==> flow/design.v <==
module segments_lut(input [4:0] score, output [13:0] segments);
    reg[13:0] seg;
    assign segments = seg;
    always @(score) begin
        case(score)
            5'd0  : seg = 14'b00000000111111;
            5'd1  : seg = 14'b00000000000011;
            5'd2  : seg = 14'b00000001101101;
            5'd3  : seg = 14'b00000001100111;
            5'd4  : seg = 14'b00000001010011;
            5'd5  : seg = 14'b00000001110110;
            5'd6  : seg = 14'b00000001111110;
            5'd7  : seg = 14'b00000000100011;
            5'd8  : seg = 14'b00000001111111;
            5'd9  : seg = 14'b00000001110111;
            5'd10 : seg = 14'b00000110111111;
            5'd11 : seg = 14'b00000110000011;
            5'd12 : seg = 14'b00000111101101;
            5'd13 : seg = 14'b00000111100111;
            5'd14 : seg = 14'b00000111010011;
            5'd15 : seg = 14'b00000111110110;
            5'd16 : seg = 14'b00000111111110;
            5'd17 : seg = 14'b00000110100011;
            5'd18 : seg = 14'b00000111111111;
            5'd19 : seg = 14'b00000111110111;
            5'd20 : seg = 14'b11011010111111;
            5'd21 : seg = 14'b11011010000011;
            5'd22 : seg = 14'b11011011101101;
            5'd23 : seg = 14'b11011011100111;
            5'd24 : seg = 14'b11011011010011;
            5'd25 : seg = 14'b11011011110110;
            5'd26 : seg = 14'b11011011111110;
            5'd27 : seg = 14'b11011010100011;
            5'd28 : seg = 14'b11011011111111;
            5'd29 : seg = 14'b11011011110111;
            5'd30 : seg = 14'b11001110111111;
            5'd31 : seg = 14'b11001110000011;
            default: seg = 7'b00000001111000;
        endcase
    end
endmodule
module video_encoder(input        clk, rst,
                                  bat_size,
                                  p1_win,
                                  p2_win,
                                  turn,
                                  start_state,
                     input [1:0]  mode,
                     input [4:0]  p1_score,
                                  p2_score,
                     input [9:0] p1_y,
                                  p2_y,
                                  ball_x,
                                  ball_y,
                                  x,
                                  y,
                     output       px_data);
    localparam LB = 20,     
               RB = 620,    
               TB = 20,     
               BB = 460,    
               thick = 6;  
    reg ML_ff , ML_nxt ,   
        FBL_ff, FBL_nxt,   
        FBR_ff, FBR_nxt,   
        SQ_ff , SQ_nxt ,   
        P1_ff , P1_nxt ,   
        P1F_ff, P1F_nxt,   
        P2_ff , P2_nxt ,   
        P2F_ff, P2F_nxt,   
        P2S_ff, P2S_nxt;   
    reg [5:0] size_ff, size_nxt;  
    wire [13:0] scl, scr;
    reg px_data_ff, px_data_nxt;
    assign px_data = px_data_ff;
    segments_lut segl(p1_score, scl);
    segments_lut segr(p2_score, scr);
    function automatic [2:0] column;
        input [9:0] tlx;
        input [6:0] size, size2, size3, size4, size5;
        begin
            if(x >= tlx && x < tlx + size) begin
                column = 0;
            end else
            if(x >= tlx + size && x < tlx + size2) begin
                column = 1;
            end else
            if(x >= tlx + size2 && x < tlx + size3) begin
                column = 2;
            end else
            if(x >= tlx + size3 && x < tlx + size4) begin
                column = 3;
            end else
            if(x >= tlx + size4 && x < tlx + size5) begin
                column = 4;
            end else column = 5;
        end
    endfunction
    function automatic letter_data;
        input [9:0] tlx, tly, x, y;
        input [4:0] letter;
        input [3:0] size;
        reg [0:29] seg;
        reg [6:0] size2, size3, size4, size5, size6;
        reg[2:0] col;
        letter_data = 1'b0;
        begin
            case(letter)
                5'd0  : seg = 30'b01110_10001_11111_10001_10001_10001;  
                5'd1  : seg = 30'b11110_10001_11110_10001_10001_11110;  
                5'd2  : seg = 30'b01110_10001_10000_10000_10001_01110;  
                5'd3  : seg = 30'b11110_10001_10001_10001_10001_11110;  
                5'd4  : seg = 30'b11111_10000_11100_10000_10000_11111;  
                5'd5  : seg = 30'b11111_10000_11100_10000_10000_10000;  
                5'd6  : seg = 30'b01110_10001_10000_10011_10001_01110;  
                5'd7  : seg = 30'b10001_10001_10001_11111_10001_10001;  
                5'd8  : seg = 30'b01110_00100_00100_00100_00100_01110;  
                5'd9  : seg = 30'b00010_00010_00010_00010_01010_00100;  
                5'd10 : seg = 30'b10001_10010_11100_10010_10001_10001;  
                5'd11 : seg = 30'b10000_10000_10000_10000_10000_11111;  
                5'd12 : seg = 30'b10001_11011_10101_10001_10001_10001;  
                5'd13 : seg = 30'b10001_11001_10101_10011_10001_10001;  
                5'd14 : seg = 30'b01110_10001_10001_10001_10001_01110;  
                5'd15 : seg = 30'b11110_10001_11110_10000_10000_10000;  
                5'd16 : seg = 30'b01100_10010_10010_10010_10010_01101;  
                5'd17 : seg = 30'b11110_10001_11110_10100_10010_10001;  
                5'd18 : seg = 30'b01111_10000_01110_00001_00001_11110;  
                5'd19 : seg = 30'b11111_00100_00100_00100_00100_00100;  
                5'd20 : seg = 30'b10001_10001_10001_10001_10001_01110;  
                5'd21 : seg = 30'b10001_10001_10001_01010_01010_00100;  
                5'd22 : seg = 30'b10001_10001_10001_10101_10101_01010;  
                5'd23 : seg = 30'b10001_01010_00100_01010_10001_10001;  
                5'd24 : seg = 30'b10001_01010_00100_00100_00100_00100;  
                5'd25 : seg = 30'b11111_00010_00100_01000_10000_11111;  
                5'd26 : seg = 30'b10000_10000_10000_10000_00000_10000;  
                5'd27 : seg = 30'b00100_01010_00010_00100_00000_00100;  
                5'd28 : seg = 30'b00000_00000_00000_00000_00000_00100;  
                5'd29 : seg = 30'b00000_00000_01110_00000_00000_00000;  
                5'd30 : seg = 30'b00100_01100_10100_00100_00100_00100;  
                5'd31 : seg = 30'b01110_10001_00010_00100_01000_11111;  
                default: seg = 30'b00000_00000_00000_00000_00000_00000;
            endcase
            size2 = size  + size;
            size3 = size2 + size;
            size4 = size3 + size;
            size5 = size4 + size;
            size6 = size5 + size;
            col = column(tlx, size, size2, size3, size4, size5);
            if(col != 5) begin
                if(y >= tly && y < tly + size ) begin
                    if(seg[col]) letter_data = 1'b1;
                end
                if(y >= tly + size  && y < tly + size2) begin
                    if(seg[5 + col]) letter_data = 1'b1;
                end
                if(y >= tly + size2 && y < tly + size3) begin
                    if(seg[10 + col]) letter_data = 1'b1;
                end
                if(y >= tly + size3 && y < tly + size4) begin
                    if(seg[15 + col]) letter_data = 1'b1;
                end
                if(y >= tly + size4 && y < tly + size5) begin
                    if(seg[20 + col]) letter_data = 1'b1;
                end
                if(y >= tly + size5 && y < tly + size6) begin
                    if(seg[25 + col]) letter_data = 1'b1;
                end
            end
        end
    endfunction
    always @* begin
        ML_nxt  = ML_ff ;
        FBL_nxt = FBL_ff;
        FBR_nxt = FBR_ff;
        SQ_nxt  = SQ_ff ;
        P1_nxt  = P1_ff ;
        P1F_nxt = P1F_ff;
        P2_nxt  = P2_ff ;
        P2F_nxt = P2F_ff;
        P2S_nxt = P2S_ff;
        size_nxt = size_ff;
        px_data_nxt = 1'b0;
        case(mode)
            2'b00 : begin  
                ML_nxt  = 1'b1;
                FBL_nxt = 1'b0;
                FBR_nxt = 1'b0;
                SQ_nxt  = 1'b0;
                P1_nxt  = 1'b1;
                P1F_nxt = 1'b0;
                P2_nxt  = 1'b1;
                P2F_nxt = 1'b0;
                P2S_nxt = 1'b0;
            end
            2'b01 : begin  
                ML_nxt  = 1'b1;
                FBL_nxt = 1'b1;
                FBR_nxt = 1'b1;
                SQ_nxt  = 1'b0;
                P1_nxt  = 1'b1;
                P1F_nxt = 1'b1;
                P2_nxt  = 1'b1;
                P2F_nxt = 1'b1;
                P2S_nxt = 1'b0;
            end
            2'b10 : begin  
                ML_nxt  = 1'b0;
                FBL_nxt = 1'b1;
                FBR_nxt = 1'b0;
                SQ_nxt  = 1'b1;
                P1_nxt  = 1'b0;
                P1F_nxt = 1'b1;
                P2_nxt  = 1'b0;
                P2F_nxt = 1'b0;
                P2S_nxt = 1'b1;
            end
            2'b11 : begin  
                ML_nxt  = 1'b0;
                FBL_nxt = 1'b1;
                FBR_nxt = 1'b0;
                SQ_nxt  = 1'b1;
                P1_nxt  = 1'b0;
                P1F_nxt = 1'b1;
                P2_nxt  = 1'b0;
                P2F_nxt = 1'b0;
                P2S_nxt = 1'b0;
            end
        endcase
        if(x >= LB && x < RB) begin
            if((y >= TB && y < TB + thick) || (y < BB && y >= BB - thick)) begin
                px_data_nxt = 1'b1;
            end
        end
        if(ML_ff) begin
            if(x >= 317 && x <= 323) begin
                if(   (y >= 36 && y < 46) ||
                      (y >= 56 && y < 66) ||
                      (y >= 76 && y < 86) ||
                    (y >=  96 && y < 106) ||
                    (y >= 116 && y < 126) ||
                    (y >= 136 && y < 146) ||
                    (y >= 156 && y < 166) ||
                    (y >= 176 && y < 186) ||
                    (y >= 196 && y < 206) ||
                    (y >= 216 && y < 226) ||
                    (y >= 235 && y < 245) ||
                    (y >= 254 && y < 264) ||
                    (y >= 274 && y < 284) ||
                    (y >= 294 && y < 304) ||
                    (y >= 314 && y < 324) ||
                    (y >= 334 && y < 344) ||
                    (y >= 354 && y < 364) ||
                    (y >= 374 && y < 384) ||
                    (y >= 394 && y < 404) ||
                    (y >= 414 && y < 424) ||
                    (y >= 434 && y < 444)
                ) begin
                    px_data_nxt = 1'b1;
                end
            end
        end
        if(FBL_ff) begin
            if(x >= LB && x < LB + thick) begin
                if((y >= TB && y < 130) || (y >= 350 && y < BB)) begin
                    px_data_nxt = 1'b1;
                end
            end
        end
        if(FBR_ff) begin
            if(x >= RB - thick && x < RB) begin
                if((y >= TB && y < 130) || (y >= 350 && y < BB)) begin
                    px_data_nxt = 1'b1;
                end
            end
        end
        if(SQ_ff) begin
            if(x >= LB && x < LB + thick) begin
                if(y >= 130 && y < 350) begin
                    px_data_nxt = 1'b1;
                end
            end
        end
        if(bat_size) begin
            size_nxt = 6'd15;
        end else begin
            size_nxt = 6'd25;
        end
        if(y >= p1_y - size_ff && y < p1_y + size_ff) begin
            if(P1_ff && x >= 40 && x < 46) begin
                px_data_nxt = 1'b1;
            end
            if(P1F_ff && x >= 484 && x < 490) begin
                px_data_nxt = 1'b1;
            end
        end
        if(y >= p2_y - size_ff && y < p2_y + size_ff) begin
            if(P2_ff && x >= 594 && x < 600) begin
                px_data_nxt = 1'b1;
            end
            if(P2F_ff && x >= 150 && x < 156) begin
                px_data_nxt = 1'b1;
            end
            if(P2S_ff && (x == 500 || x == 501 || x == 504 || x == 505)) begin
                px_data_nxt = 1'b1;
            end
        end
        if(x >= ball_x - 4 && x < ball_x + 4) begin
            if(y >= ball_y - 4 && y < ball_y + 4) begin
                px_data_nxt = 1'b1;
            end
        end
        if(x >= 282 && x < 300) begin
            if(y >= 50 && y <= 56) begin
                if(scl[5]) begin
                    px_data_nxt = 1'b1;
                end
            end
            if(y >= 62 && y <= 68) begin
                if(scl[6]) begin
                    px_data_nxt = 1'b1;
                end
            end
            if(y >= 74 && y <= 80) begin
                if(scl[2]) begin
                    px_data_nxt = 1'b1;
                end
            end
        end
        if(x >= 282 && x < 288) begin
            if(y >= 50 && y < 68) begin
                if(scl[4]) begin
                    px_data_nxt = 1'b1;
                end
            end
            if(y >= 62 && y < 80) begin
                if(scl[3]) begin
                    px_data_nxt = 1'b1;
                end
            end
        end
        if(x >= 294 && x < 300) begin
            if(y >= 50 && y < 68) begin
                if(scl[0]) begin
                    px_data_nxt = 1'b1;
                end
            end
            if(y >= 62 && y < 80) begin
                if(scl[1]) begin
                    px_data_nxt = 1'b1;
                end
            end
        end
        if(x >= 258 && x < 276) begin
            if(y >= 50 && y <= 56) begin
                if(scl[12]) begin
                    px_data_nxt = 1'b1;
                end
            end
            if(y >= 62 && y <= 68) begin
                if(scl[13]) begin
                    px_data_nxt = 1'b1;
                end
            end
            if(y >= 74 && y <= 80) begin
                if(scl[9]) begin
                    px_data_nxt = 1'b1;
                end
            end
        end
        if(x >= 258 && x < 264) begin
            if(y >= 50 && y < 68) begin
                if(scl[11]) begin
                    px_data_nxt = 1'b1;
                end
            end
            if(y >= 62 && y < 80) begin
                if(scl[10]) begin
                    px_data_nxt = 1'b1;
                end
            end
        end
        if(x >= 270 && x < 276) begin
            if(y >= 50 && y < 68) begin
                if(scl[7]) begin
                    px_data_nxt = 1'b1;
                end
            end
            if(y >= 62 && y < 80) begin
                if(scl[8]) begin
                    px_data_nxt = 1'b1;
                end
            end
        end
        if(x >= 340 && x < 358) begin
            if(y >= 50 && y <= 56) begin
                if(scr[12]) begin
                    px_data_nxt = 1'b1;
                end
            end
            if(y >= 62 && y <= 68) begin
                if(scr[13]) begin
                    px_data_nxt = 1'b1;
                end
            end
            if(y >= 74 && y <= 80) begin
                if(scr[9]) begin
                    px_data_nxt = 1'b1;
                end
            end
        end
        if(x >= 340 && x < 346) begin
            if(y >= 50 && y < 68) begin
                if(scr[11]) begin
                    px_data_nxt = 1'b1;
                end
            end
            if(y >= 62 && y < 80) begin
                if(scr[10]) begin
                    px_data_nxt = 1'b1;
                end
            end
        end
        if(x >= 352 && x < 358) begin
            if(y >= 50 && y < 68) begin
                if(scr[7]) begin
                    px_data_nxt = 1'b1;
                end
            end
            if(y >= 62 && y < 80) begin
                if(scr[8]) begin
                    px_data_nxt = 1'b1;
                end
            end
        end
        if(x >= 364 && x < 382) begin
            if(y >= 50 && y <= 56) begin
                if(scr[5]) begin
                    px_data_nxt = 1'b1;
                end
            end
            if(y >= 62 && y <= 68) begin
                if(scr[6]) begin
                    px_data_nxt = 1'b1;
                end
            end
            if(y >= 74 && y <= 80) begin
                if(scr[2]) begin
                    px_data_nxt = 1'b1;
                end
            end
        end
        if(x >= 364 && x < 370) begin
            if(y >= 50 && y < 68) begin
                if(scr[4]) begin
                    px_data_nxt = 1'b1;
                end
            end
            if(y >= 62 && y < 80) begin
                if(scr[3]) begin
                    px_data_nxt = 1'b1;
                end
            end
        end
        if(x >= 376 && x < 382) begin
            if(y >= 50 && y < 68) begin
                if(scr[0]) begin
                    px_data_nxt = 1'b1;
                end
            end
            if(y >= 62 && y < 80) begin
                if(scr[1]) begin
                    px_data_nxt = 1'b1;
                end
            end
        end
        if(mode == 2'b10) begin
            if(x >= 550  && x < 570 && y >= 50 && y < 70) px_data_nxt = letter_data(10'd550 , 10'd50, x, y, 5'd15, 4'd3);
            if(x >= 570  && x < 590 && y >= 50 && y < 70) begin
                if(!turn) begin
                    px_data_nxt = letter_data(10'd570 , 10'd50, x, y, 5'd30, 4'd3);
                end else begin
                    px_data_nxt = letter_data(10'd570 , 10'd50, x, y, 5'd31, 4'd3);
                end
            end                 
        end
        if(p1_win || p2_win) begin
            if(x >= 120 && x < 160 && y >= 190 && y < 240) px_data_nxt = letter_data(10'd120, 10'd190, x, y, 5'd24, 4'd6);
            if(x >= 160 && x < 200 && y >= 190 && y < 240) px_data_nxt = letter_data(10'd160, 10'd190, x, y, 5'd14, 4'd6);
            if(x >= 200 && x < 240 && y >= 190 && y < 240) px_data_nxt = letter_data(10'd200, 10'd190, x, y, 5'd20, 4'd6);
            if(p1_win) begin
                if(x >= 114 && x < 154 && y >= 240 && y < 290) px_data_nxt = letter_data(10'd114, 10'd240, x, y, 5'd22, 4'd6);
                if(x >= 154 && x < 194 && y >= 240 && y < 290) px_data_nxt = letter_data(10'd154, 10'd240, x, y, 5'd8,  4'd6);
                if(x >= 194 && x < 234 && y >= 240 && y < 290) px_data_nxt = letter_data(10'd194, 10'd240, x, y, 5'd13, 4'd6);
                if(x >= 234 && x < 274 && y >= 240 && y < 290) px_data_nxt = letter_data(10'd234, 10'd240, x, y, 5'd26, 4'd6);
            end else begin
                if(x >=  92 && x < 132 && y >= 240 && y < 290) px_data_nxt = letter_data(10'd92 , 10'd240, x, y, 5'd11, 4'd6);
                if(x >= 132 && x < 172 && y >= 240 && y < 290) px_data_nxt = letter_data(10'd132, 10'd240, x, y, 5'd14, 4'd6);
                if(x >= 172 && x < 212 && y >= 240 && y < 290) px_data_nxt = letter_data(10'd172, 10'd240, x, y, 5'd18, 4'd6);
                if(x >= 212 && x < 252 && y >= 240 && y < 290) px_data_nxt = letter_data(10'd212, 10'd240, x, y, 5'd4,  4'd6);
                if(x >= 252 && x < 292 && y >= 240 && y < 290) px_data_nxt = letter_data(10'd252, 10'd240, x, y, 5'd26, 4'd6);
            end
            if(mode != 2'b11) begin
                if(x >= 410 && x < 450 && y >= 190 && y < 240) px_data_nxt = letter_data(10'd410, 10'd190, x, y, 5'd24, 4'd6);
                if(x >= 450 && x < 490 && y >= 190 && y < 240) px_data_nxt = letter_data(10'd450, 10'd190, x, y, 5'd14, 4'd6);
                if(x >= 490 && x < 530 && y >= 190 && y < 240) px_data_nxt = letter_data(10'd490, 10'd190, x, y, 5'd20, 4'd6);
                if(p2_win) begin
                    if(x >= 404 && x < 444 && y >= 240 && y < 290) px_data_nxt = letter_data(10'd404, 10'd240, x, y, 5'd22, 4'd6);
                    if(x >= 444 && x < 484 && y >= 240 && y < 290) px_data_nxt = letter_data(10'd444, 10'd240, x, y, 5'd8,  4'd6);
                    if(x >= 484 && x < 524 && y >= 240 && y < 290) px_data_nxt = letter_data(10'd484, 10'd240, x, y, 5'd13, 4'd6);
                    if(x >= 524 && x < 564 && y >= 240 && y < 290) px_data_nxt = letter_data(10'd524, 10'd240, x, y, 5'd26, 4'd6);
                end else begin
                    if(x >= 382 && x < 422 && y >= 240 && y < 290) px_data_nxt = letter_data(10'd382, 10'd240, x, y, 5'd11, 4'd6);
                    if(x >= 422 && x < 462 && y >= 240 && y < 290) px_data_nxt = letter_data(10'd422, 10'd240, x, y, 5'd14, 4'd6);
                    if(x >= 462 && x < 502 && y >= 240 && y < 290) px_data_nxt = letter_data(10'd462, 10'd240, x, y, 5'd18, 4'd6);
                    if(x >= 502 && x < 542 && y >= 240 && y < 290) px_data_nxt = letter_data(10'd502, 10'd240, x, y, 5'd4,  4'd6);
                    if(x >= 542 && x < 582 && y >= 240 && y < 290) px_data_nxt = letter_data(10'd542, 10'd240, x, y, 5'd26, 4'd6);
                end
            end
        end
        if(start_state) begin
            if(x >= 70  && x < 85  && y >= 380 && y < 400) px_data_nxt = letter_data(10'd70 , 10'd380, x, y, 5'd15, 4'd2);
            if(x >= 85  && x < 100 && y >= 380 && y < 400) px_data_nxt = letter_data(10'd85 , 10'd380, x, y, 5'd17, 4'd2);
            if(x >= 100 && x < 115 && y >= 380 && y < 400) px_data_nxt = letter_data(10'd100, 10'd380, x, y, 5'd4 , 4'd2);
            if(x >= 115 && x < 130 && y >= 380 && y < 400) px_data_nxt = letter_data(10'd115, 10'd380, x, y, 5'd18, 4'd2);
            if(x >= 130 && x < 145 && y >= 380 && y < 400) px_data_nxt = letter_data(10'd130, 10'd380, x, y, 5'd18, 4'd2);
            if(x >= 160 && x < 175 && y >= 380 && y < 400) px_data_nxt = letter_data(10'd160, 10'd380, x, y, 5'd18, 4'd2);
            if(x >= 175 && x < 190 && y >= 380 && y < 400) px_data_nxt = letter_data(10'd175, 10'd380, x, y, 5'd19, 4'd2);
            if(x >= 190 && x < 205 && y >= 380 && y < 400) px_data_nxt = letter_data(10'd190, 10'd380, x, y, 5'd0 , 4'd2);
            if(x >= 205 && x < 220 && y >= 380 && y < 400) px_data_nxt = letter_data(10'd205, 10'd380, x, y, 5'd17, 4'd2);
            if(x >= 220 && x < 235 && y >= 380 && y < 400) px_data_nxt = letter_data(10'd220, 10'd380, x, y, 5'd19, 4'd2);
        end         
    end     
    always @(posedge clk or posedge rst) begin
        if(rst) begin
            ML_ff      <= 1'b0;
            FBL_ff     <= 1'b0;
            FBR_ff     <= 1'b0;
            SQ_ff      <= 1'b0;
            P1_ff      <= 1'b0;
            P1F_ff     <= 1'b0;
            P2_ff      <= 1'b0;
            P2F_ff     <= 1'b0;
            P2S_ff     <= 1'b0;
            size_ff    <= 6'd0;
            px_data_ff <= 1'b0;
        end else begin
            ML_ff      <= ML_nxt;
            FBL_ff     <= FBL_nxt;
            FBR_ff     <= FBR_nxt;
            SQ_ff      <= SQ_nxt;
            P1_ff      <= P1_nxt;
            P1F_ff     <= P1F_nxt;
            P2_ff      <= P2_nxt;
            P2F_ff     <= P2F_nxt;
            P2S_ff     <= P2S_nxt;
            size_ff    <= size_nxt;
            px_data_ff <= px_data_nxt;
        end
    end
endmodule
module color_module(
    input         clk, rst,
                  px_data,
                  enable,
    input   [1:0] mode,
    input  [9:0] x, y,
    output [29:0] color_data);
    reg [29:0] color_data_ff, color_data_nxt;
    assign color_data = color_data_ff;
    always @* begin
        color_data_nxt = color_data_ff;
        if(mode == 1'b00) begin  
            if(!px_data) begin
                color_data_nxt = 30'b1101000000_0101000000_0011000000;
            end else color_data_nxt = 30'b1111111111_1111111111_1111111111;
        end else if(mode == 1'b01) begin  
            if(!px_data) begin
                if(x > 0   && x <  80 ||
                   x > 160 && x < 240 ||
                   x > 320 && x < 400 ||
                   x > 480 && x < 560) begin
                    color_data_nxt = 30'b0010000000_1000000000_0010000000;
                   end else color_data_nxt = 30'b0000000000_0110000000_0000000000;
            end else color_data_nxt = 30'b1111111111_1111111111_1111111111;
        end else begin  
            if(!px_data) begin
                if(x % 10 == 0) begin  
                    color_data_nxt = 30'b1010000000_0110000000_0010000000;
                end else color_data_nxt = 30'b1100000000_1000000000_0100000000;  
                if((x/10)%2) begin  
                    if(y == 120 || y == 240 || y == 360) begin
                        color_data_nxt = 30'b1010000000_0110000000_0010000000;
                    end
                end else begin
                    if(y == 60 || y == 180 || y == 300 || y == 420) begin
                        color_data_nxt = 30'b1010000000_0110000000_0010000000;
                    end
                end
            end else color_data_nxt = 30'b1111111111_1111111111_1111111111;
        end
    end
    always @(posedge clk or posedge rst) begin
        if(rst) begin
            color_data_ff <= 30'b0000000000_0000000000_0000000000;
        end else if(enable) begin
            color_data_ff <= color_data_nxt;
        end else if(px_data) begin
            color_data_ff <= 30'b1111111111_1111111111_1111111111;
        end else begin
            color_data_ff <= 1'b0000000000_0000000000_0000000000;
        end
    end
endmodule
`timescale 1ns/1ns
module vga_controller(input clk, px_en, rst, input[29:0] px_data, output[9:0] px_h, px_v, 
                        output[9:0] RED, GRN, BLU, output HSYNC, VSYNC);
    reg hs_ff, hs_nxt, vs_ff, vs_nxt;
    reg[9:0] hcount_ff, hcount_nxt;
    reg[9:0] vcount_ff, vcount_nxt;
    wire[11:0] h_total = 12'd800, v_total = 12'd525;
    wire[9:0] h_data = 10'd640, v_data = 10'd480;
    wire[7:0] h_fp = 8'd16, h_bp = 8'd48, h_pw = 8'd96, v_fp = 8'd10, v_bp = 8'd33, v_pw = 8'd2;
    wire polarity = 1'b1;
    assign RED = (hcount_ff < h_data && vcount_ff < v_data) ? px_data[29:20] : 10'd0;
    assign GRN = (hcount_ff < h_data && vcount_ff < v_data) ? px_data[19:10] : 10'd0;
    assign BLU = (hcount_ff < h_data && vcount_ff < v_data) ? px_data[9:0]   : 10'd0;
    assign HSYNC = hs_ff;
    assign VSYNC = vs_ff;
    assign px_h = hcount_ff < h_data ? hcount_ff : 1'b0;
    assign px_v = vcount_ff < v_data ? vcount_ff : 1'b0;
    always @* begin
        hs_nxt = hs_ff;
        vs_nxt = vs_ff;
        hcount_nxt = hcount_ff + 10'd1;
        vcount_nxt = vcount_ff;
        if(hcount_ff == h_total - 1) begin
            hcount_nxt = 10'd0;
            vcount_nxt = vcount_ff + 10'd1;
        end
        if(hcount_ff == h_data + h_fp - 1) begin
            hs_nxt = !polarity;
        end
        if(hcount_ff == h_data + h_fp + h_pw - 1) begin
            hs_nxt = polarity;
        end
        if(vcount_ff == v_total - 1) begin
            vcount_nxt = 10'd0;
        end
        if(vcount_ff == v_data + v_fp - 1) begin
            vs_nxt = !polarity;
        end
        if(vcount_ff == v_data + v_fp + v_pw - 1) begin
            vs_nxt = polarity;
        end
    end
    always @(posedge clk or posedge rst) begin
        if(rst) begin
            hs_ff <= 1'b1;
            vs_ff <= 1'b1;
            hcount_ff <= 10'd0;
            vcount_ff <= 10'd0;
        end else if(px_en) begin
            hs_ff <= hs_nxt;
            vs_ff <= vs_nxt;
            hcount_ff <= hcount_nxt;
            vcount_ff <= vcount_nxt;
        end
    end
endmodule
module clk_divider(input clk, rst, output px_clk);
    reg px_clk_ff, px_clk_nxt;
    assign px_clk = px_clk_ff;
    always @* begin
        px_clk_nxt = ~px_clk_ff;
    end
    always @(posedge clk or posedge rst) begin
        if(rst) begin
            px_clk_ff <= 1'b0;
        end else begin
            px_clk_ff <= px_clk_nxt;
        end
    end
endmodule
module adc_reader(input clk, rst, input[8:0] adc, output sel, output[9:0] p1_y, p2_y);
    reg[9:0] p1_ff, p1_nxt, p2_ff, p2_nxt;
    reg sel_ff, sel_nxt;
    reg[4:0] counter_ff, counter_nxt;  
    assign p1_y = p1_ff;
    assign p2_y = p2_ff;
    assign sel = sel_ff;
    always @* begin
        sel_nxt = sel_ff;
        p1_nxt = p1_ff;
        p2_nxt = p2_ff;
        counter_nxt = counter_ff + 5'd1;
        if(!counter_ff) begin
            sel_nxt = sel_ff + 1'b1;  
            if(sel_ff) begin
                p2_nxt[8:0] = adc;
                p2_nxt[9] = 1'b0;
            end else begin
                p1_nxt[8:0] = adc;
                p1_nxt[9] = 1'b0;
            end
        end
    end
    always @(posedge clk or posedge rst) begin
        if(rst) begin
            p1_ff <= 9'd240;
            p2_ff <= 9'd240;
            sel_ff <= 1'b0;
            counter_ff <= 5'd1;
        end else begin
            p1_ff <= p1_nxt;
            p2_ff <= p2_nxt;
            sel_ff <= sel_nxt;
            counter_ff <= counter_nxt;
        end
    end
endmodule
module paddle_controller(input clk, rst, p, m, bat_size, output[9:0] p2_y);
    reg [3:0] counter_ff, counter_nxt;  
    reg [9:0] p2_ff, p2_nxt;
    assign p2_y = p2_ff;
    always @* begin
        p2_nxt = p2_ff;
        counter_nxt = counter_ff + 4'd1;
        if(!counter_ff) begin
            if(!p) begin
                p2_nxt = p2_ff + 10'd1;
            end
            if(!m) begin
                p2_nxt = p2_ff - 10'd1;
            end
        end
        if(bat_size) begin
            if(p2_ff < 10'd40)  p2_nxt = 10'd40;
            if(p2_ff > 10'd440) p2_nxt = 10'd440;
        end else begin
            if(p2_ff < 10'd50)  p2_nxt = 10'd50;
            if(p2_ff > 10'd430) p2_nxt = 10'd430;
        end
    end
    always @(posedge clk or posedge rst) begin
        if(rst) begin
            p2_ff <= 10'd240;
            counter_ff <= 4'd1;
        end else begin
            p2_ff <= p2_nxt;
            counter_ff <= counter_nxt;
        end
    end
endmodule
module heading_detect(input clk, rst, input [9:0] x, y, output xh, yh);
    reg xh_ff, xh_nxt, yh_ff, yh_nxt;
    reg [9:0] x_ff, x_nxt, y_ff, y_nxt;
    assign xh = xh_ff;
    assign yh = yh_ff;
    always @* begin
        x_nxt = x;
        y_nxt = y;
        if(x < x_ff)
            xh_nxt = 1'b0;
        else if(x > x_ff)
            xh_nxt = 1'b1;
        else  xh_nxt = xh_ff;
        if(y < y_ff)
            yh_nxt = 1'b0;
        else if(y > y_ff)
            yh_nxt = 1'b1;
        else  yh_nxt = yh_ff;
    end
    always @(posedge clk or posedge rst) begin
        if(rst) begin
            xh_ff <= 1'b1;
            yh_ff <= 1'b1;
            x_ff <= 10'd60;
            y_ff <= 10'd60;
        end else begin
            xh_ff <= xh_nxt;
            yh_ff <= yh_nxt;
            x_ff <= x_nxt;
            y_ff <= y_nxt;
        end
    end
endmodule
module auto_player(
    input clk, rst, en,
          turn, hit, wall,   
          start_state, 
          hard_mode,         
          xh, yh,            
    input [1:0] mode,        
    input [9:0] bx, by, py,  
    output p, m              
);
reg p_ff, p_nxt,  
    m_ff, m_nxt;  
reg [4:0] err_count_ff, err_count_nxt;
reg [5:0] error_ff, error_nxt;
reg wall_ff, wall_nxt;
assign p = p_ff;
assign m = m_ff;
always @* begin
    p_nxt = p_ff;
    m_nxt = m_ff;
    err_count_nxt = err_count_ff;
    error_nxt = error_ff;
    wall_nxt = wall_ff;
    if(!hard_mode) begin
        if(hit || (mode == 2'b10 && wall)) err_count_nxt = err_count_ff + 5'd1;
    end else err_count_nxt = 1'b0;
    if(start_state) begin
        wall_nxt = 1'b0;
    end
    if(wall) begin
        wall_nxt = 1'b1;
    end
    case(err_count_ff)
        5'd0  : error_nxt = 6'd0;
        5'd1  : error_nxt = 6'd5;
        5'd2  : error_nxt = 6'd26;
        5'd3  : error_nxt = 6'd29;
        5'd4  : error_nxt = 6'd0;
        5'd5  : error_nxt = 6'd30;
        5'd6  : error_nxt = 6'd26;
        5'd7  : error_nxt = 6'd28;
        5'd8  : error_nxt = 6'd5;
        5'd9  : error_nxt = 6'd7;
        5'd10 : error_nxt = 6'd40;
        5'd11 : error_nxt = 6'd26;
        5'd12 : error_nxt = 6'd24;
        5'd13 : error_nxt = 6'd19;
        5'd14 : error_nxt = 6'd29;
        5'd15 : error_nxt = 6'd26;
        5'd16 : error_nxt = 6'd31;
        5'd17 : error_nxt = 6'd5;
        5'd18 : error_nxt = 6'd28;
        5'd19 : error_nxt = 6'd31;
        5'd20 : error_nxt = 6'd27;
        5'd21 : error_nxt = 6'd0;
        5'd22 : error_nxt = 6'd17;
        5'd23 : error_nxt = 6'd31;
        5'd24 : error_nxt = 6'd26;
        5'd25 : error_nxt = 6'd27;
        5'd26 : error_nxt = 6'd26;
        5'd27 : error_nxt = 6'd28;
        5'd28 : error_nxt = 6'd31;
        5'd29 : error_nxt = 6'd34;
        5'd30 : error_nxt = 6'd8;
        5'd31 : error_nxt = 6'd26;
        default: error_nxt = 6'd0;
    endcase
    if((mode == 2'b00 && xh) || (mode == 2'b01 && wall_ff) || (mode == 2'b10 && turn)) begin  
            if(py < by - error_ff) begin
                p_nxt = 1'b0;
                m_nxt = 1'b1;
            end else if(py > by + error_ff) begin
                p_nxt = 1'b1;
                m_nxt = 1'b0;
            end else begin
                p_nxt = 1'b1;
                m_nxt = 1'b1;
            end
    end else begin  
        p_nxt = 1'b1;
        m_nxt = 1'b1; 
    end
end
always @(posedge clk or posedge rst) begin
    if(rst) begin
        p_ff <= 1'b0;
        m_ff <= 1'b0;
        err_count_ff <= 5'd0;
        error_ff <= 6'd0;
        wall_ff <= 1'b0;
    end else if(en) begin
        p_ff <= p_nxt;
        m_ff <= m_nxt;
        err_count_ff <= err_count_nxt;
        error_ff <= error_nxt;
        wall_ff <= wall_nxt;
    end else begin
        p_ff <= 1'b1;
        m_ff <= 1'b1;
    end
end
endmodule
module sound_output(input clk, rst, hit, wall, goal, output sound);
    reg hit_ff , wall_ff , goal_ff,
        hit_nxt, wall_nxt, goal_nxt,
        sound_ff, sound_nxt;
    reg [12:0] counter_ff, counter_nxt;  
    reg [5:0] pulse_ff, pulse_nxt;  
    assign sound = sound_ff;
    always @* begin
        counter_nxt = counter_ff + 13'd1;
        hit_nxt = hit_ff;
        wall_nxt = wall_ff;
        goal_nxt = goal_ff;
        sound_nxt = sound_ff;
        pulse_nxt = 6'd1;
        if(hit) hit_nxt = 1'b1;
        if(wall) wall_nxt = 1'b1;
        if(goal) goal_nxt = 1'b1;
        if(hit || wall || goal) counter_nxt = 13'b1;
        if(!counter_ff) begin
            hit_nxt = 1'b0;
            wall_nxt = 1'b0;
            goal_nxt = 1'b0;
        end
        if(hit_ff || wall_ff || goal_ff) begin
            pulse_nxt = pulse_ff + 6'd1;
            if(hit_ff) begin
                if(pulse_ff == 6'd25)
                    pulse_nxt = 6'd0;
            end
            if(wall_ff) begin
                if(pulse_ff == 6'd50)
                    pulse_nxt = 6'd0;
            end
            if(goal_ff) begin
                if(pulse_ff == 6'd13)
                    pulse_nxt = 6'd0;
            end
            if(!pulse_ff) begin
                sound_nxt = ~sound_ff;
            end
        end else sound_nxt = 1'b0;
    end
    always @(posedge clk or posedge rst) begin
        if(rst) begin
            counter_ff <= 13'd0;
            hit_ff <= 1'b0;
            wall_ff <= 1'b0;
            goal_ff <= 1'b0;
            sound_ff <= 1'b0;
            pulse_ff <= 6'd1;
        end else begin
            counter_ff <= counter_nxt;
            hit_ff <= hit_nxt;
            wall_ff <= wall_nxt;
            goal_ff <= goal_nxt;
            sound_ff <= sound_nxt;
            pulse_ff <= pulse_nxt;
        end
    end
endmodule
module game_controller( input clk, rst,     
                        input  [9:0] p1_in,        
                                      p2_in,       
                        input  [1:0]  mode,        
                                      max_score,   
                        input         ball_speed,  
                                      serve_type,  
                                      angle,       
                                      bat_size,    
                                      restart,     
                                      start,       
                        output        p1_win,      
                                      p2_win,      
                                      turn,        
                                      start_state, 
                                      hit,         
                                      wall,        
                                      goal,        
                        output [1:0]  mode_out,    
                        output [4:0]  p1_score,    
                                      p2_score,    
                        output [9:0]  ball_x,      
                                      ball_y);     
    localparam[1:0] START = 2'b00,
                    GAME  = 2'b01,
                    SERVE = 2'b10,
                    ENDG  = 2'b11;
    reg [1:0] state_ff, state_nxt;
    reg [1:0] mode_ff, mode_nxt;
    reg start_state_ff;
    reg hit_ff, hit_nxt, wall_ff, wall_nxt, goal_ff, goal_nxt;
    reg [9:0] x_ff, x_nxt, y_ff, y_nxt;  
    reg xh_ff, xh_nxt, yh_ff, yh_nxt;     
    reg [3:0] counter_ff, counter_nxt;   
    reg mini_counter_ff, mini_counter_nxt;
    reg ball_en_ff, ball_en_nxt;
    reg [4:0] rand_pos_ff, rand_pos_nxt;
    reg [1:0] move_counter_ff, move_counter_nxt;
    reg [4:0] p1_score_ff, p1_score_nxt, p2_score_ff, p2_score_nxt;  
    reg turn_ff, turn_nxt;  
    reg [4:0] win_score;
    reg win1_ff, win1_nxt, win2_ff, win2_nxt;
    reg [4:0] bat;
    assign mode_out = mode_ff;
    assign start_state = start_state_ff;
    assign hit = hit_ff;
    assign wall = wall_ff;
    assign goal = goal_ff;
    assign p1_win = win1_ff;
    assign p2_win = win2_ff;
    assign turn = turn_ff;
    assign p1_score = p1_score_ff;
    assign p2_score = p2_score_ff;
    assign ball_x = x_ff;
    assign ball_y = y_ff;
    function [1:0] angles;
        input [4:0] pos;
        case(pos)
            5'd0  : angles = 2'd0;
            5'd1  : angles = 2'd1;
            5'd2  : angles = 2'd2;
            5'd3  : angles = 2'd1;
            5'd4  : angles = 2'd2;
            5'd5  : angles = 2'd0;
            5'd6  : angles = 2'd0;
            5'd7  : angles = 2'd2;
            5'd8  : angles = 2'd1;
            5'd9  : angles = 2'd0;
            5'd10 : angles = 2'd1;
            5'd11 : angles = 2'd0;
            5'd12 : angles = 2'd1;
            5'd13 : angles = 2'd2;
            5'd14 : angles = 2'd2;
            5'd15 : angles = 2'd0;
            5'd16 : angles = 2'd2;
            5'd17 : angles = 2'd1;
            5'd18 : angles = 2'd2;
            5'd19 : angles = 2'd0;
            5'd20 : angles = 2'd0;
            5'd21 : angles = 2'd2;
            5'd22 : angles = 2'd1;
            5'd23 : angles = 2'd0;
            5'd24 : angles = 2'd1;
            5'd25 : angles = 2'd0;
            5'd26 : angles = 2'd2;
            5'd27 : angles = 2'd1;
            5'd28 : angles = 2'd1;
            5'd29 : angles = 2'd0;
            5'd30 : angles = 2'd0;
            5'd31 : angles = 2'd2;
            default : angles = 2'd0;
        endcase
    endfunction
    always @* begin
        state_nxt = state_ff;
        mode_nxt = mode_ff;
        hit_nxt = 1'b0;
        wall_nxt = 1'b0;
        goal_nxt = 1'b0;
        p1_score_nxt = p1_score_ff;
        p2_score_nxt = p2_score_ff;
        turn_nxt = turn_ff;
        win1_nxt = win1_ff;
        win2_nxt = win2_ff;
        counter_nxt = counter_ff + 4'd1;
        mini_counter_nxt = mini_counter_ff;
        move_counter_nxt = move_counter_ff;
        rand_pos_nxt = rand_pos_ff;
        x_nxt = x_ff;
        y_nxt = y_ff;
        xh_nxt = xh_ff;
        yh_nxt = yh_ff;
        ball_en_nxt = ball_en_ff;
        case(state_ff)
            START : begin
                mode_nxt = mode;
                p1_score_nxt = 5'b0;
                p2_score_nxt = 5'b0;
                win1_nxt = 1'b0;
                win2_nxt = 1'b0;
                x_nxt = 10'd60;
                y_nxt = 10'd60;
                xh_nxt = 1'b1;
                yh_nxt = 1'b1;
                ball_en_nxt = 1'b0;
                turn_nxt = 1'b0;
                if(start) state_nxt = GAME;
            end
            GAME  : begin
                ball_en_nxt = 1'b1;
            end
            SERVE : begin
                ball_en_nxt = 1'b0;
                if(p1_score_ff >= win_score || p2_score_ff >= win_score) begin
                    state_nxt = ENDG;
                    if(p1_score_ff > p2_score_ff)
                        win1_nxt = 1'b1;
                    else win2_nxt = 1'b1;
                end else if(serve_type) state_nxt = GAME;
            end
            ENDG  : begin
                ball_en_nxt = 1'b1;
                if(restart) state_nxt = START;
            end
        endcase
        if(!counter_ff) begin
            mini_counter_nxt = mini_counter_ff + 1'b1;
        end
        if((!mini_counter_ff || ball_speed) && !counter_ff && ball_en_ff) begin
            move_counter_nxt = move_counter_ff + 1'b1;
            if(xh_ff) begin  
                x_nxt = x_ff + 10'd1;
            end else begin
                x_nxt = x_ff - 10'd1;
            end
            if(!angle || move_counter_ff == angles(rand_pos_ff)) begin
                move_counter_nxt = 2'b00;
                if(yh_ff) begin
                    y_nxt = y_ff + 10'd1;
                end else begin
                    y_nxt = y_ff - 10'd1;
                end
            end
        end
        case(mode_ff)
            2'b00 : begin  
                if(x_ff <= 10'd15) begin
                    xh_nxt = 1'b1;
                    x_nxt = 10'd160;
                    p2_score_nxt = p2_score_ff + 5'd1;
                    if(state_ff == GAME) state_nxt = SERVE;
                    goal_nxt = 1'b1;
                end
                if(x_ff >= 10'd625) begin
                    xh_nxt = 1'b0;
                    x_nxt = 10'd480;
                    p1_score_nxt = p1_score_ff + 5'd1;
                    if(state_ff == GAME) state_nxt = SERVE;
                    goal_nxt = 1'b1;
                end
            end
            2'b01 : begin  
                if(x_ff <= 10'd30) begin
                    if(!(y_ff >= 10'd134 && y_ff <= 10'd344)) begin
                        xh_nxt = 1'b1;
                        x_nxt = 10'd31;
                        wall_nxt = 1'b1;
                    end else if(x_ff <= 10'd15) begin
                        xh_nxt = 1'b1;
                        x_nxt = 10'd160;
                        p2_score_nxt = p2_score_ff + 5'd1;
                        if(state_ff == GAME) state_nxt = SERVE;
                        goal_nxt = 1'b1;
                    end
                end
                if(x_ff >= 10'd610) begin
                    if(!(y_ff >= 10'd134 && y_ff <= 10'd344)) begin
                        xh_nxt = 1'b0;
                        x_nxt = 10'd609;
                        wall_nxt = 1'b1;
                    end else if(x_ff >= 10'd625) begin
                        xh_nxt = 1'b0;
                        x_nxt = 10'd480;
                        p1_score_nxt = p1_score_ff + 5'd1;
                        if(state_ff == GAME) state_nxt = SERVE;
                        goal_nxt = 1'b1;
                    end
                end
            end
            2'b10 : begin  
                if(x_ff <= 10'd30) begin
                    xh_nxt = 1'b1;
                    x_nxt = 10'd31;
                    rand_pos_nxt = rand_pos_ff + 2'd1;
                    wall_nxt = 1'b1;
                end
                if(x_ff >= 625) begin
                    x_nxt = 10'd100;
                    goal_nxt = 1'b1;
                    if(turn_ff) begin
                        p1_score_nxt = p1_score_ff + 5'd1;
                        if(state_ff == GAME) state_nxt = SERVE;
                    end else begin
                        p2_score_nxt = p2_score_ff + 5'd1;
                        if(state_ff == GAME) state_nxt = SERVE;
                    end
                end
            end
            2'b11 : begin  
                if(x_ff <= 10'd30) begin
                    xh_nxt = 1'b1;
                    x_nxt = 10'd31;
                    rand_pos_nxt = rand_pos_ff + 2'd1;
                    wall_nxt = 1'b1;
                end
                if(x_ff >= 10'd625) begin
                    x_nxt = 10'd100;
                    p2_score_nxt = p2_score_ff + 5'd1;
                    if(state_ff == GAME) state_nxt = SERVE;
                    goal_nxt = 1'b1;
                end
            end
        endcase
        if(mode_ff== 2'b00 || mode_ff== 2'b01) begin  
            if(x_ff >= 10'd40 && x_ff < 10'd49 && y_ff >= p1_in - 4 - bat && y_ff <= p1_in + 4 + bat) begin
                xh_nxt = 1'b1;
                x_nxt = 10'd50;
                rand_pos_nxt = rand_pos_ff + 2'd1;
                hit_nxt = 1'b1;
            end
            if(x_ff >= 10'd591 && x_ff < 10'd600 && y_ff >= p2_in - 4 - bat && y_ff <= p2_in + 4 + bat) begin
                xh_nxt = 1'b0;
                x_nxt = 10'd590;
                rand_pos_nxt = rand_pos_ff + 2'd1;
                hit_nxt = 1'b1;
            end
        end
        if(mode_ff== 2'b01) begin  
            if(x_ff >= 10'd484 && x_ff < 10'd494 && y_ff >= p1_in - 4 - bat && y_ff <= p1_in + 4 + bat) begin
                xh_nxt = 1'b1;
                x_nxt = 10'd495;
                rand_pos_nxt = rand_pos_ff + 2'd1;
                hit_nxt = 1'b1;
                if(y_ff < 10'd240) begin
                    yh_nxt = 1'b1;
                end else begin
                    yh_nxt = 1'b0;
                end
            end
            if(x_ff >= 10'd146 && x_ff < 10'd156 && y_ff >= p2_in - 4 - bat && y_ff <= p2_in + 4 + bat) begin
                xh_nxt = 1'b0;
                x_nxt = 10'd145;
                rand_pos_nxt = rand_pos_ff + 2'd1;
                hit_nxt = 1'b1;
                if(y_ff < 10'd240) begin
                    yh_nxt = 1'b1;
                end else begin
                    yh_nxt = 1'b0;
                end
            end
        end
        if(mode_ff== 2'b10) begin  
            if(x_ff >= 10'd496 && x_ff < 10'd506 && y_ff >= p2_in - 4 - bat && y_ff <= p2_in + 4 + bat && turn_ff) begin
                xh_nxt = 1'b0;
                x_nxt = 10'd479;
                rand_pos_nxt = rand_pos_ff + 2'd1;
                turn_nxt = turn_ff + 1'b1;
                hit_nxt = 1'b1;
            end
        end
        if(mode_ff== 2'b10 || mode_ff== 2'b11) begin  
            if(x_ff >= 10'd480 && x_ff < 10'd490 && y_ff >= p1_in - 4 - bat && y_ff <= p1_in + 4 + bat && !turn_ff) begin
                xh_nxt = 1'b0;
                x_nxt = 10'd479;
                rand_pos_nxt = rand_pos_ff + 2'd1;
                if(mode == 2'b10) turn_nxt = turn_ff + 1'b1;
                if(mode_ff== 2'b11) begin
                    p1_score_nxt = p1_score_ff + 5'd1;
                    if(p1_score_ff >= max_score) state_nxt = SERVE;
                end
                hit_nxt = 1'b1;
            end
        end
        if(y_ff <= 10'd30) begin
            yh_nxt = 1'b1;
            y_nxt = 10'd31;
            wall_nxt = 1'b1;
        end
        if(y_ff >= 10'd450) begin
            yh_nxt = 1'b0;
            y_nxt = 10'd445;
            wall_nxt = 1'b1;
        end
    end
    always @(posedge clk or posedge rst) begin
        if(rst) begin 
            state_ff <= START;
            mode_ff <= 2'b00;
            start_state_ff <= 1'b0;
            hit_ff <= 1'b0;
            wall_ff <= 1'b0;
            goal_ff <= 1'b0;
            p1_score_ff <= 5'd0;
            p2_score_ff <= 5'd0;
            turn_ff <= 1'b0;
            win_score <= 5'd10;
            win1_ff <= 1'b0;
            win2_ff <= 1'b0;
            counter_ff <= 4'd1;
            mini_counter_ff <= 1'b1;
            move_counter_ff <= 1'b1;
            rand_pos_ff <= 5'd0;
            x_ff <= 10'd60;
            y_ff <= 10'd60;
            xh_ff <= 1'b1;
            yh_ff <= 1'b1;
            ball_en_ff <= 1'b0;
            bat <= 5'd25;
        end else begin
            state_ff <= state_nxt;
            mode_ff <= mode_nxt;
            if(state_ff != ENDG) begin
                p1_score_ff <= p1_score_nxt;
                p2_score_ff <= p2_score_nxt;
            end
            if(state_ff == START)
                start_state_ff <= 1'b1;
            else start_state_ff <= 1'b0;
            if(state_ff != ENDG) begin
                hit_ff <= hit_nxt;
                wall_ff <= wall_nxt;
                goal_ff <= goal_nxt;
            end else begin
                hit_ff <= 1'b0;
                wall_ff <= 1'b0;
                goal_ff <= 1'b0;
            end
            win1_ff <= win1_nxt;
            win2_ff <= win2_nxt;
            turn_ff <= turn_nxt;
            counter_ff <= counter_nxt;
            mini_counter_ff <= mini_counter_nxt;
            move_counter_ff <= move_counter_nxt;
            rand_pos_ff <= rand_pos_nxt;
            x_ff <= x_nxt;
            y_ff <= y_nxt;
            xh_ff <= xh_nxt;
            yh_ff <= yh_nxt;
            ball_en_ff <= ball_en_nxt;
            if(bat_size) begin
                bat <= 5'd15;
            end else begin
                bat <= 5'd25;
            end
            case(max_score)
            2'b00 : win_score <= 5'd10;
            2'b01 : win_score <= 5'd15;
            2'b10 : win_score <= 5'd20;
            2'b11 : win_score <= 5'd30;
        endcase
        end
    end
endmodule
module top(input clk, rst, ball_speed, serve_type, angle, bat_size, restart, start, en_color, auto, hard_mode, input[3:0] mode, max_score, input[8:0] adc, output sel, size, output sound, output [9:0] RED, GRN, BLU, output HSYNC, VSYNC, px_clk, blank);
    wire [9:0] x, y, p1_y, p2_y, bx, by;
    reg [9:0] p2_y_ff;
    wire px_data_out;
    wire [29:0] px_data_in;
    wire [4:0] score1, score2;
    wire p1_win, p2_win, turn, start_state, hit, wall, goal;
    wire p2p, p2m, xh, yh;
    wire [1:0] game_mode;
    reg[1:0] mode_in, score_in;
    wire [9:0] ap2_y, pp2_y;
    assign blank = 1'b1;
    assign size = bat_size;
    assign p2_y = p2_y_ff;
    always @(posedge clk) begin
        if(auto) p2_y_ff <= ap2_y;
        else p2_y_ff <= pp2_y;
    end
    always @(posedge clk or posedge rst) begin
        if(rst) begin
            mode_in <= 2'b00;
            score_in <= 2'b00;
        end else begin
        if(mode[0]) mode_in <= 2'b00;
        if(mode[1]) mode_in <= 2'b01;
        if(mode[2]) mode_in <= 2'b10;
        if(mode[3]) mode_in <= 2'b11;
        if(max_score[0]) score_in <= 2'b00;
        if(max_score[1]) score_in <= 2'b01;
        if(max_score[2]) score_in <= 2'b10;
        if(max_score[3]) score_in <= 2'b11;
        end
    end
    paddle_controller pctrl(clk, rst, p2p, p2m, bat_size, ap2_y);
    heading_detect heading_detect(clk, rst, bx, by, xh, yh);
    auto_player auto_player(clk, rst, auto, turn, hit, wall, start_state, hard_mode, xh, yh, game_mode, bx, by, ap2_y, p2p, p2m);
    adc_reader adc_reader(clk, rst, adc, sel, p1_y, pp2_y);
    clk_divider clk_divider(clk, rst, px_clk);
    sound_output sound_output(clk, rst, hit, wall, goal, sound);
    game_controller game_controller(clk, rst, p1_y, p2_y, mode_in, score_in, ball_speed, serve_type, angle, bat_size, restart, start, p1_win, p2_win, turn, start_state, hit, wall, goal, game_mode, score1, score2, bx, by);
    video_encoder video_encoder(clk, rst, bat_size, p1_win, p2_win, turn, start_state, game_mode, score1, score2, p1_y, p2_y, bx, by, x, y, px_data_out);
    color_module color_module(clk, rst, px_data_out, en_color, game_mode, x, y, px_data_in);
    vga_controller vga_controller(clk, ~px_clk, rst, px_data_in, x, y, RED, GRN, BLU, HSYNC, VSYNC);
endmodule
## From RTL to reports: top

Tool output for the design above, in the order of the flow.
Lines are those of the file above, counted from 1.
The mark - stands for no value.

- Design top: top
- Clock: clk
- Standard-cell library: sky130hd
- Corner: tt_025C_1v80

## Word-level counts

Yosys after proc, flatten, opt, wreduce and memory -nomap, before mapping. Memory bits, and registers merged into a memory's read port (data or address), are not among the register bits. Print and check cells are not counted.
Yosys's memory passes give these memory sizes; they may raise the number of words (mostly to a power of two), join words into wider ones and drop unused or constant bits.

- Register bits: 224
- Latch bits: 0
- Bits in writable memories: 0
- Bits in read-only memories: 1088
- Word width x clocked read ports: 6
- Memories: 4
- Input port bits: 28
- Output and inout port bits: 37
- Elaborated cells: 3178

- Add/subtract/negate cells: 446
- Multiply operators: 0
- Div/mod/pow operators: 2
- Magnitude comparators: 516
- Equal/unequal tests: 75
- Shifts and indexed selects: 222
- Mux-type cells: 1408
- Bitwise operators: 4
- Reductions and logical operators: 444

Memories:

| name | depth | bits a word | rd ports | write ports | RTL line | RTL |
|---|---|---|---|---|---|---|
| (name not given) | 32 | 13 | 1 | 0 | 5 |  |
| (name not given) | 32 | 13 | 1 | 0 | 5 |  |
| (name not given) | 32 | 6 | 1 | 0 | 819 | `case(err_count_ff)` |
| (name not given) | 32 | 2 | 1 | 0 | 1006 | `case(pos)` |

Operators by type and width:

| cell | count |
|---|---|
| variable part select 30 x 32 -> 1 bit | 222 |
| subtractor 5 x 32 -> 32 bit with constant A | 185 |
| two-way mux 30 bit | 113 |
| two-way mux 1 bit | 903 |
| >= comparator 10 x 8 -> 1 bit with constant B | 83 |
| < comparator 10 x 8 -> 1 bit with constant B | 83 |
| < comparator 10 x 9 -> 1 bit with constant B | 76 |
| two-way mux 3 bit | 250 |
| >= comparator 10 x 9 -> 1 bit with constant B | 74 |
| adder 5 x 3 -> 6 bit with constant A | 74 |
| two-way mux 10 bit | 43 |
| >= comparator 10 x 7 -> 1 bit with constant B | 39 |
| < comparator 10 x 7 -> 1 bit with constant B | 38 |
| adder 4 x 3 -> 5 bit with constant A | 74 |
| logical AND 1 bit | 358 |
| < comparator 10 bit with constant B | 34 |
| >= comparator 10 bit with constant B | 31 |
| subtractor 5 x 3 -> 6 bit with constant A | 37 |
| adder 3 x 3 -> 4 bit with constant A | 37 |
| two-way mux 5 bit | 29 |
| >= comparator 10 x 32 -> 1 bit | 4 |
| divider 10 x 4 -> 32 bit with constant B | 1 |
| modulo 10 x 4 -> 32 bit with constant B | 1 |
| inequality test 3 bit with constant B | 37 |
| >= comparator 10 x 6 -> 1 bit with constant B | 11 |
| < comparator 10 x 6 -> 1 bit with constant B | 9 |
| equality test 10 x 9 -> 1 bit with constant B | 9 |
| two-way mux 29 bit | 3 |

Other operator kinds: 78; their cells: 259.

## Logic depth

Depth = most cells in a row (Yosys ltp): at word level without a register or memory, in the mapped netlist without a sequential cell, where the memories' decode and read muxes count.

- Depth after elaboration: 153
- ABC_AREA: 1
- Mapped depth: 69
- Mapped depth without buffers: 68

## Netlist

Source: synth_stat.txt of the flow (Yosys; design flattened, memories mapped). It holds for the ABC_AREA given above (unset counts as 0); a run with the other value may have another netlist.

- Cell count: 7446
- Chip area (Yosys): 47256.6 um^2
- Area of sequential cells: 5127.4 um^2
- Flip-flop cells: 205
- Buffers: 125

Cell types:

| type | count | total area (um^2) |
|---|---|---|
| sky130_fd_sc_hd__ha_1 | 865 | 1.08E+04 |
| sky130_fd_sc_hd__nand2_1 | 1454 | 5.46E+03 |
| sky130_fd_sc_hd__inv_1 | 1138 | 4.27E+03 |
| sky130_fd_sc_hd__dfrtp_1 | 157 | 3.93E+03 |
| sky130_fd_sc_hd__o21ai_0 | 560 | 2.8E+03 |
| sky130_fd_sc_hd__nor2_1 | 688 | 2.58E+03 |
| sky130_fd_sc_hd__nand3_1 | 502 | 2512.41 |
| sky130_fd_sc_hd__a21oi_1 | 420 | 2.1E+03 |
| sky130_fd_sc_hd__xor2_1 | 216 | 1.89E+03 |
| sky130_fd_sc_hd__dfstp_2 | 38 | 998.458 |
| sky130_fd_sc_hd__xnor2_1 | 107 | 937.149 |
| sky130_fd_sc_hd__o211ai_1 | 117 | 878.342 |
| sky130_fd_sc_hd__nor3_1 | 167 | 835.802 |
| sky130_fd_sc_hd__nand4_1 | 90 | 563.04 |
| sky130_fd_sc_hd__o2111ai_1 | 50 | 437.92 |
| sky130_fd_sc_hd__a31oi_1 | 63 | 394.128 |
| sky130_fd_sc_hd__clkbuf_1 | 86 | 322.81 |
| sky130_fd_sc_hd__a211oi_1 | 35 | 262.752 |

Other cell types: 69; their cells: 693.

## Path before layout

Source: OpenSTA report_checks on the synthesized netlist (no wires, ideal clock, input and output delay 20% of the period each), path of least setup slack; recovery checks are left aside. Register names are those of the netlist, which keeps one name where synthesis merged equal registers.

- Path kind: flip-flop to flip-flop
- Start point: reg vga_controller.hcount_ff[7]
- End point: reg video_encoder.px_data_ff
- Clock period: 10.0 ns
- Library setup time: 0.123 ns
- Time at the first pin: 0.000 ns
- Data arrival time: 5.770 ns
- Data required time: 9.877 ns
- Setup slack: 4.107 ns
- Path delay: 5.893 ns
- Driving pins on the path: 67
- Buffers on the path: 2
- Period reached after synthesis: 5.893 ns

"path delay" is the arrival time less input delay plus setup time.
"driving pins on the path": output pins that drive a net of the path, with the launching flip-flop's if there is one; two outputs of one cell count as two.
"period reached after synthesis" = period - worst setup slack (recovery checks aside). The figure is calculated, with input and output delays left at 20% of the set period.
The rows between start and end are the longest chain of elaborated cells between them; the timing report does not say that the signal goes this way. Where chains are equally long, one stands for them.
Each line given opens the expression or statement behind the cell; cells for indexed reads and writes are added by Yosys, which also makes memories of some case tables.

- Cells stage by stage: sky130_fd_sc_hd__dfrtp_1 > sky130_fd_sc_hd__buf_4 > sky130_fd_sc_hd__o21ai_4 > sky130_fd_sc_hd__nand2_2 > sky130_fd_sc_hd__buf_2 > sky130_fd_sc_hd__nor2_1 > sky130_fd_sc_hd__o21ai_0 > sky130_fd_sc_hd__nand2_1 > sky130_fd_sc_hd__inv_1 > sky130_fd_sc_hd__nand2_1 > sky130_fd_sc_hd__nand3_1 > sky130_fd_sc_hd__inv_1 > sky130_fd_sc_hd__ha_1 > sky130_fd_sc_hd__ha_1 > sky130_fd_sc_hd__ha_1 > sky130_fd_sc_hd__o21ai_0 > sky130_fd_sc_hd__nand2_1 > sky130_fd_sc_hd__a32oi_1 > (+31 left out) > sky130_fd_sc_hd__nand2_1 > sky130_fd_sc_hd__nand2_1 > sky130_fd_sc_hd__nand2_1 > sky130_fd_sc_hd__nand2_1 > sky130_fd_sc_hd__nand2_1 > sky130_fd_sc_hd__nand2_1 > sky130_fd_sc_hd__nand2_1 > sky130_fd_sc_hd__nand2_1 > sky130_fd_sc_hd__nand2_1 > sky130_fd_sc_hd__nand2_1 > sky130_fd_sc_hd__nand2_1 > sky130_fd_sc_hd__nand2_1 > sky130_fd_sc_hd__nand2_1 > sky130_fd_sc_hd__nand2_1 > sky130_fd_sc_hd__nand2_1 > sky130_fd_sc_hd__nand2_1 > sky130_fd_sc_hd__nand2_1 > sky130_fd_sc_hd__a21oi_1
- Cells in the longest elaborated chain: 134
- Elaborated cells between the ends (all ways): 2463
- Classes of those cells: add/sub (407); compare (351); eq/ne (41); shift (222); mux (1171); reduce/logical (271)

Ends and longest elaborated chain, post-synthesis:

| item | RTL line | RTL |
|---|---|---|
| from (decl) | 618 | `reg[9:0] hcount_ff, hcount_nxt;` |
| from (assign) | 660 | `hcount_ff <= 10'd0;` |
| from (assign) | 665 | `hcount_ff <= hcount_nxt;` |
| < comparator 10 bit | 629 | `assign px_h = hcount_ff < h_data ? hcount_ff : 1'b0;` |
| two-way mux 10 bit | 629 |  |
| >= comparator 10 x 5 -> 1 bit | 229 | `if(x >= LB && x < RB) begin` |
| logical AND 1 bit | 229 |  |
| two-way mux 1 bit | 229 |  |
| two-way mux 1 bit | 236 | `if(   (y >= 36 && y < 46) \|\|` |
| two-way mux 1 bit | 235 | `if(x >= 317 && x <= 323) begin` |
| (+120 left out) | - |  |
| two-way mux 1 bit | 525 | `if(x >= 130 && x < 145 && y >= 380 && y < 400) px_data_nxt = letter_data(10'd130, 10'd380, x, y, 5'd18, 4'd2);` |
| two-way mux 1 bit | 526 | `if(x >= 160 && x < 175 && y >= 380 && y < 400) px_data_nxt = letter_data(10'd160, 10'd380, x, y, 5'd18, 4'd2);` |
| two-way mux 1 bit | 527 | `if(x >= 175 && x < 190 && y >= 380 && y < 400) px_data_nxt = letter_data(10'd175, 10'd380, x, y, 5'd19, 4'd2);` |
| two-way mux 1 bit | 528 | `if(x >= 190 && x < 205 && y >= 380 && y < 400) px_data_nxt = letter_data(10'd190, 10'd380, x, y, 5'd0 , 4'd2);` |
| two-way mux 1 bit | 529 | `if(x >= 205 && x < 220 && y >= 380 && y < 400) px_data_nxt = letter_data(10'd205, 10'd380, x, y, 5'd17, 4'd2);` |
| two-way mux 1 bit | 530 | `if(x >= 220 && x < 235 && y >= 380 && y < 400) px_data_nxt = letter_data(10'd220, 10'd380, x, y, 5'd19, 4'd2);` |
| two-way mux 1 bit | 520 | `if(start_state) begin` |
| to (assign) | 545 | `px_data_ff <= 1'b0;` |
| to (assign) | 557 | `px_data_ff <= px_data_nxt;` |
| to (decl) | 74 | `reg px_data_ff, px_data_nxt;` |

## Timing after layout

From the final timing report of run A: the path of least setup slack in the routed layout; clock arrival at registers is part of the times.

- Path kind: flip-flop to flip-flop
- Start point: reg vga_controller.hcount_ff[9]
- End point: reg video_encoder.px_data_ff
- Clock period: 5.56 ns
- Library setup time: 0.07 ns
- Time at the first pin: 0.59 ns
- Data arrival time: 6.68 ns
- Data required time: 6.08 ns
- Setup slack: -0.60 ns
- Driving pins on the path: 54
- Buffers on the path: 5

The rows between start and end are the longest chain of elaborated cells between them; the timing report does not say that the signal goes this way. Where chains are equally long, one stands for them.

- Cells stage by stage: sky130_fd_sc_hd__dfrtp_1 > sky130_fd_sc_hd__o21ai_4 > sky130_fd_sc_hd__buf_12 > sky130_fd_sc_hd__buf_8 > sky130_fd_sc_hd__nand2_4 > sky130_fd_sc_hd__buf_4 > sky130_fd_sc_hd__nor2_2 > sky130_fd_sc_hd__inv_1 > sky130_fd_sc_hd__nand2_1 > sky130_fd_sc_hd__buf_4 > sky130_fd_sc_hd__nand2_1 > sky130_fd_sc_hd__nand3_1 > sky130_fd_sc_hd__nand2_1 > sky130_fd_sc_hd__buf_4 > sky130_fd_sc_hd__inv_1 > sky130_fd_sc_hd__ha_1 > sky130_fd_sc_hd__ha_1 > sky130_fd_sc_hd__inv_1 > (+18 left out) > sky130_fd_sc_hd__nand2_1 > sky130_fd_sc_hd__nand2_1 > sky130_fd_sc_hd__nand2_1 > sky130_fd_sc_hd__nand2_1 > sky130_fd_sc_hd__nand2_2 > sky130_fd_sc_hd__nand2_4 > sky130_fd_sc_hd__nand2_2 > sky130_fd_sc_hd__nand2_1 > sky130_fd_sc_hd__nand2_1 > sky130_fd_sc_hd__nand2_1 > sky130_fd_sc_hd__nand2_1 > sky130_fd_sc_hd__nand2_1 > sky130_fd_sc_hd__nand2_1 > sky130_fd_sc_hd__nand2_1 > sky130_fd_sc_hd__nand2_1 > sky130_fd_sc_hd__nand2_1 > sky130_fd_sc_hd__nand2_1 > sky130_fd_sc_hd__a21oi_2
- Cells in the longest elaborated chain: 134
- Elaborated cells between the ends (all ways): 2463
- Classes of those cells: add/sub (407); compare (351); eq/ne (41); shift (222); mux (1171); reduce/logical (271)

Ends and longest elaborated chain, after layout:

| item | RTL line | RTL |
|---|---|---|
| from (decl) | 618 | `reg[9:0] hcount_ff, hcount_nxt;` |
| from (assign) | 660 | `hcount_ff <= 10'd0;` |
| from (assign) | 665 | `hcount_ff <= hcount_nxt;` |
| < comparator 10 bit | 629 | `assign px_h = hcount_ff < h_data ? hcount_ff : 1'b0;` |
| two-way mux 10 bit | 629 |  |
| >= comparator 10 x 5 -> 1 bit | 229 | `if(x >= LB && x < RB) begin` |
| logical AND 1 bit | 229 |  |
| two-way mux 1 bit | 229 |  |
| two-way mux 1 bit | 236 | `if(   (y >= 36 && y < 46) \|\|` |
| two-way mux 1 bit | 235 | `if(x >= 317 && x <= 323) begin` |
| (+120 left out) | - |  |
| two-way mux 1 bit | 525 | `if(x >= 130 && x < 145 && y >= 380 && y < 400) px_data_nxt = letter_data(10'd130, 10'd380, x, y, 5'd18, 4'd2);` |
| two-way mux 1 bit | 526 | `if(x >= 160 && x < 175 && y >= 380 && y < 400) px_data_nxt = letter_data(10'd160, 10'd380, x, y, 5'd18, 4'd2);` |
| two-way mux 1 bit | 527 | `if(x >= 175 && x < 190 && y >= 380 && y < 400) px_data_nxt = letter_data(10'd175, 10'd380, x, y, 5'd19, 4'd2);` |
| two-way mux 1 bit | 528 | `if(x >= 190 && x < 205 && y >= 380 && y < 400) px_data_nxt = letter_data(10'd190, 10'd380, x, y, 5'd0 , 4'd2);` |
| two-way mux 1 bit | 529 | `if(x >= 205 && x < 220 && y >= 380 && y < 400) px_data_nxt = letter_data(10'd205, 10'd380, x, y, 5'd17, 4'd2);` |
| two-way mux 1 bit | 530 | `if(x >= 220 && x < 235 && y >= 380 && y < 400) px_data_nxt = letter_data(10'd220, 10'd380, x, y, 5'd19, 4'd2);` |
| two-way mux 1 bit | 520 | `if(start_state) begin` |
| to (assign) | 545 | `px_data_ff <= 1'b0;` |
| to (assign) | 557 | `px_data_ff <= px_data_nxt;` |
| to (decl) | 74 | `reg px_data_ff, px_data_nxt;` |

## Implementation results

Stored flow runs of top (4 of them; Yosys, OpenROAD, sky130hd). They differ in their settings and are not a sequence. Constraints: input delay and output delay 20% of the set period each, output load 0.01 pF.
"period achieved": clock period set for the run, less the worst setup slack. It is reckoned from that one timing run; input and output delays stay at 20% of the period that was set.
By "total power of the final layout" is meant OpenSTA's value without simulated activity: inputs other than the clock are taken to toggle once in ten clock periods, and the tool carries that through the logic.

### Run A

Settings: `ABC_AREA=1`, `CAP_MARGIN=35`, `CORE_UTILIZATION=37`, `PLACE_DENSITY_LB_ADDON=0.02`, `SETUP_SLACK_MARGIN=1.06`, `SLEW_MARGIN=40`, `TNS_END_PERCENT=15`, `period_ns=5.56`, `CORE_MARGIN=2`

- Area of the synthesized netlist: 47256.6 um^2
- Utilization in the final report: 50.0 %
- Overall die area: 130596.0 um^2
- Setup slack of the worst path: -0.601 ns
- Standard-cell area of the final layout: 63576.0 um^2
- Period achieved: 6.161 ns
- Smallest hold slack: 0.464 ns
- Total power of the final layout: 5.991 mW
- Final setup TNS: -1.542 ns

### Run B

Settings: `ABC_AREA=1`, `CELL_PAD_IN_SITES_GLOBAL_PLACEMENT=2`, `CORE_UTILIZATION=34`, `CTS_CLUSTER_DIAMETER=86`, `CTS_CLUSTER_SIZE=62`, `GPL_TIMING_DRIVEN=0`, `HOLD_SLACK_MARGIN=0.16`, `MAX_ROUTING_LAYER=met5`, `MIN_ROUTING_LAYER=met2`, `PLACE_DENSITY=0.88`, `period_ns=8.71`, `CAP_MARGIN=20`, `CORE_MARGIN=2`, `SLEW_MARGIN=20`

- Area of the synthesized netlist: 47256.6 um^2
- Utilization in the final report: 37.7 %
- Overall die area: 141990.0 um^2
- Setup slack of the worst path: 0.135 ns
- Standard-cell area of the final layout: 51966.1 um^2
- Period achieved: 8.575 ns
- Smallest hold slack: 0.423 ns
- Total power of the final layout: 3.645 mW
- Final setup TNS: 0.000 ns

### Run C

Settings: `ABC_AREA=1`, `CAP_MARGIN=35`, `CELL_PAD_IN_SITES_DETAIL_PLACEMENT=0`, `CELL_PAD_IN_SITES_GLOBAL_PLACEMENT=2`, `CORE_ASPECT_RATIO=0.65`, `CORE_MARGIN=7`, `CORE_UTILIZATION=37`, `GPL_ROUTABILITY_DRIVEN=1`, `GPL_TIMING_DRIVEN=0`, `PLACE_DENSITY=0.77`, `SETUP_SLACK_MARGIN=1.15`, `SLEW_MARGIN=20`, `TNS_END_PERCENT=35`, `period_ns=5.56`

- Area of the synthesized netlist: 47256.6 um^2
- Utilization in the final report: 44.1 %
- Overall die area: 138156.0 um^2
- Setup slack of the worst path: -1.490 ns
- Standard-cell area of the final layout: 55707.2 um^2
- Period achieved: 7.050 ns
- Smallest hold slack: 0.392 ns
- Total power of the final layout: 5.797 mW
- Final setup TNS: -1.490 ns

### Run D

Settings: `ABC_AREA=1`, `CAP_MARGIN=5`, `CELL_PAD_IN_SITES_DETAIL_PLACEMENT=0`, `CELL_PAD_IN_SITES_GLOBAL_PLACEMENT=2`, `CORE_UTILIZATION=22`, `CTS_CLUSTER_SIZE=70`, `GPL_TIMING_DRIVEN=0`, `MAX_ROUTING_LAYER=met4`, `SLEW_MARGIN=30`, `period_ns=13.3`, `CORE_MARGIN=2`

- Area of the synthesized netlist: 47256.6 um^2
- Utilization in the final report: 24.6 %
- Overall die area: 218528.0 um^2
- Setup slack of the worst path: 3.462 ns
- Standard-cell area of the final layout: 52644.2 um^2
- Period achieved: 9.838 ns
- Smallest hold slack: 0.412 ns
- Total power of the final layout: 2.442 mW
- Final setup TNS: 0.000 ns
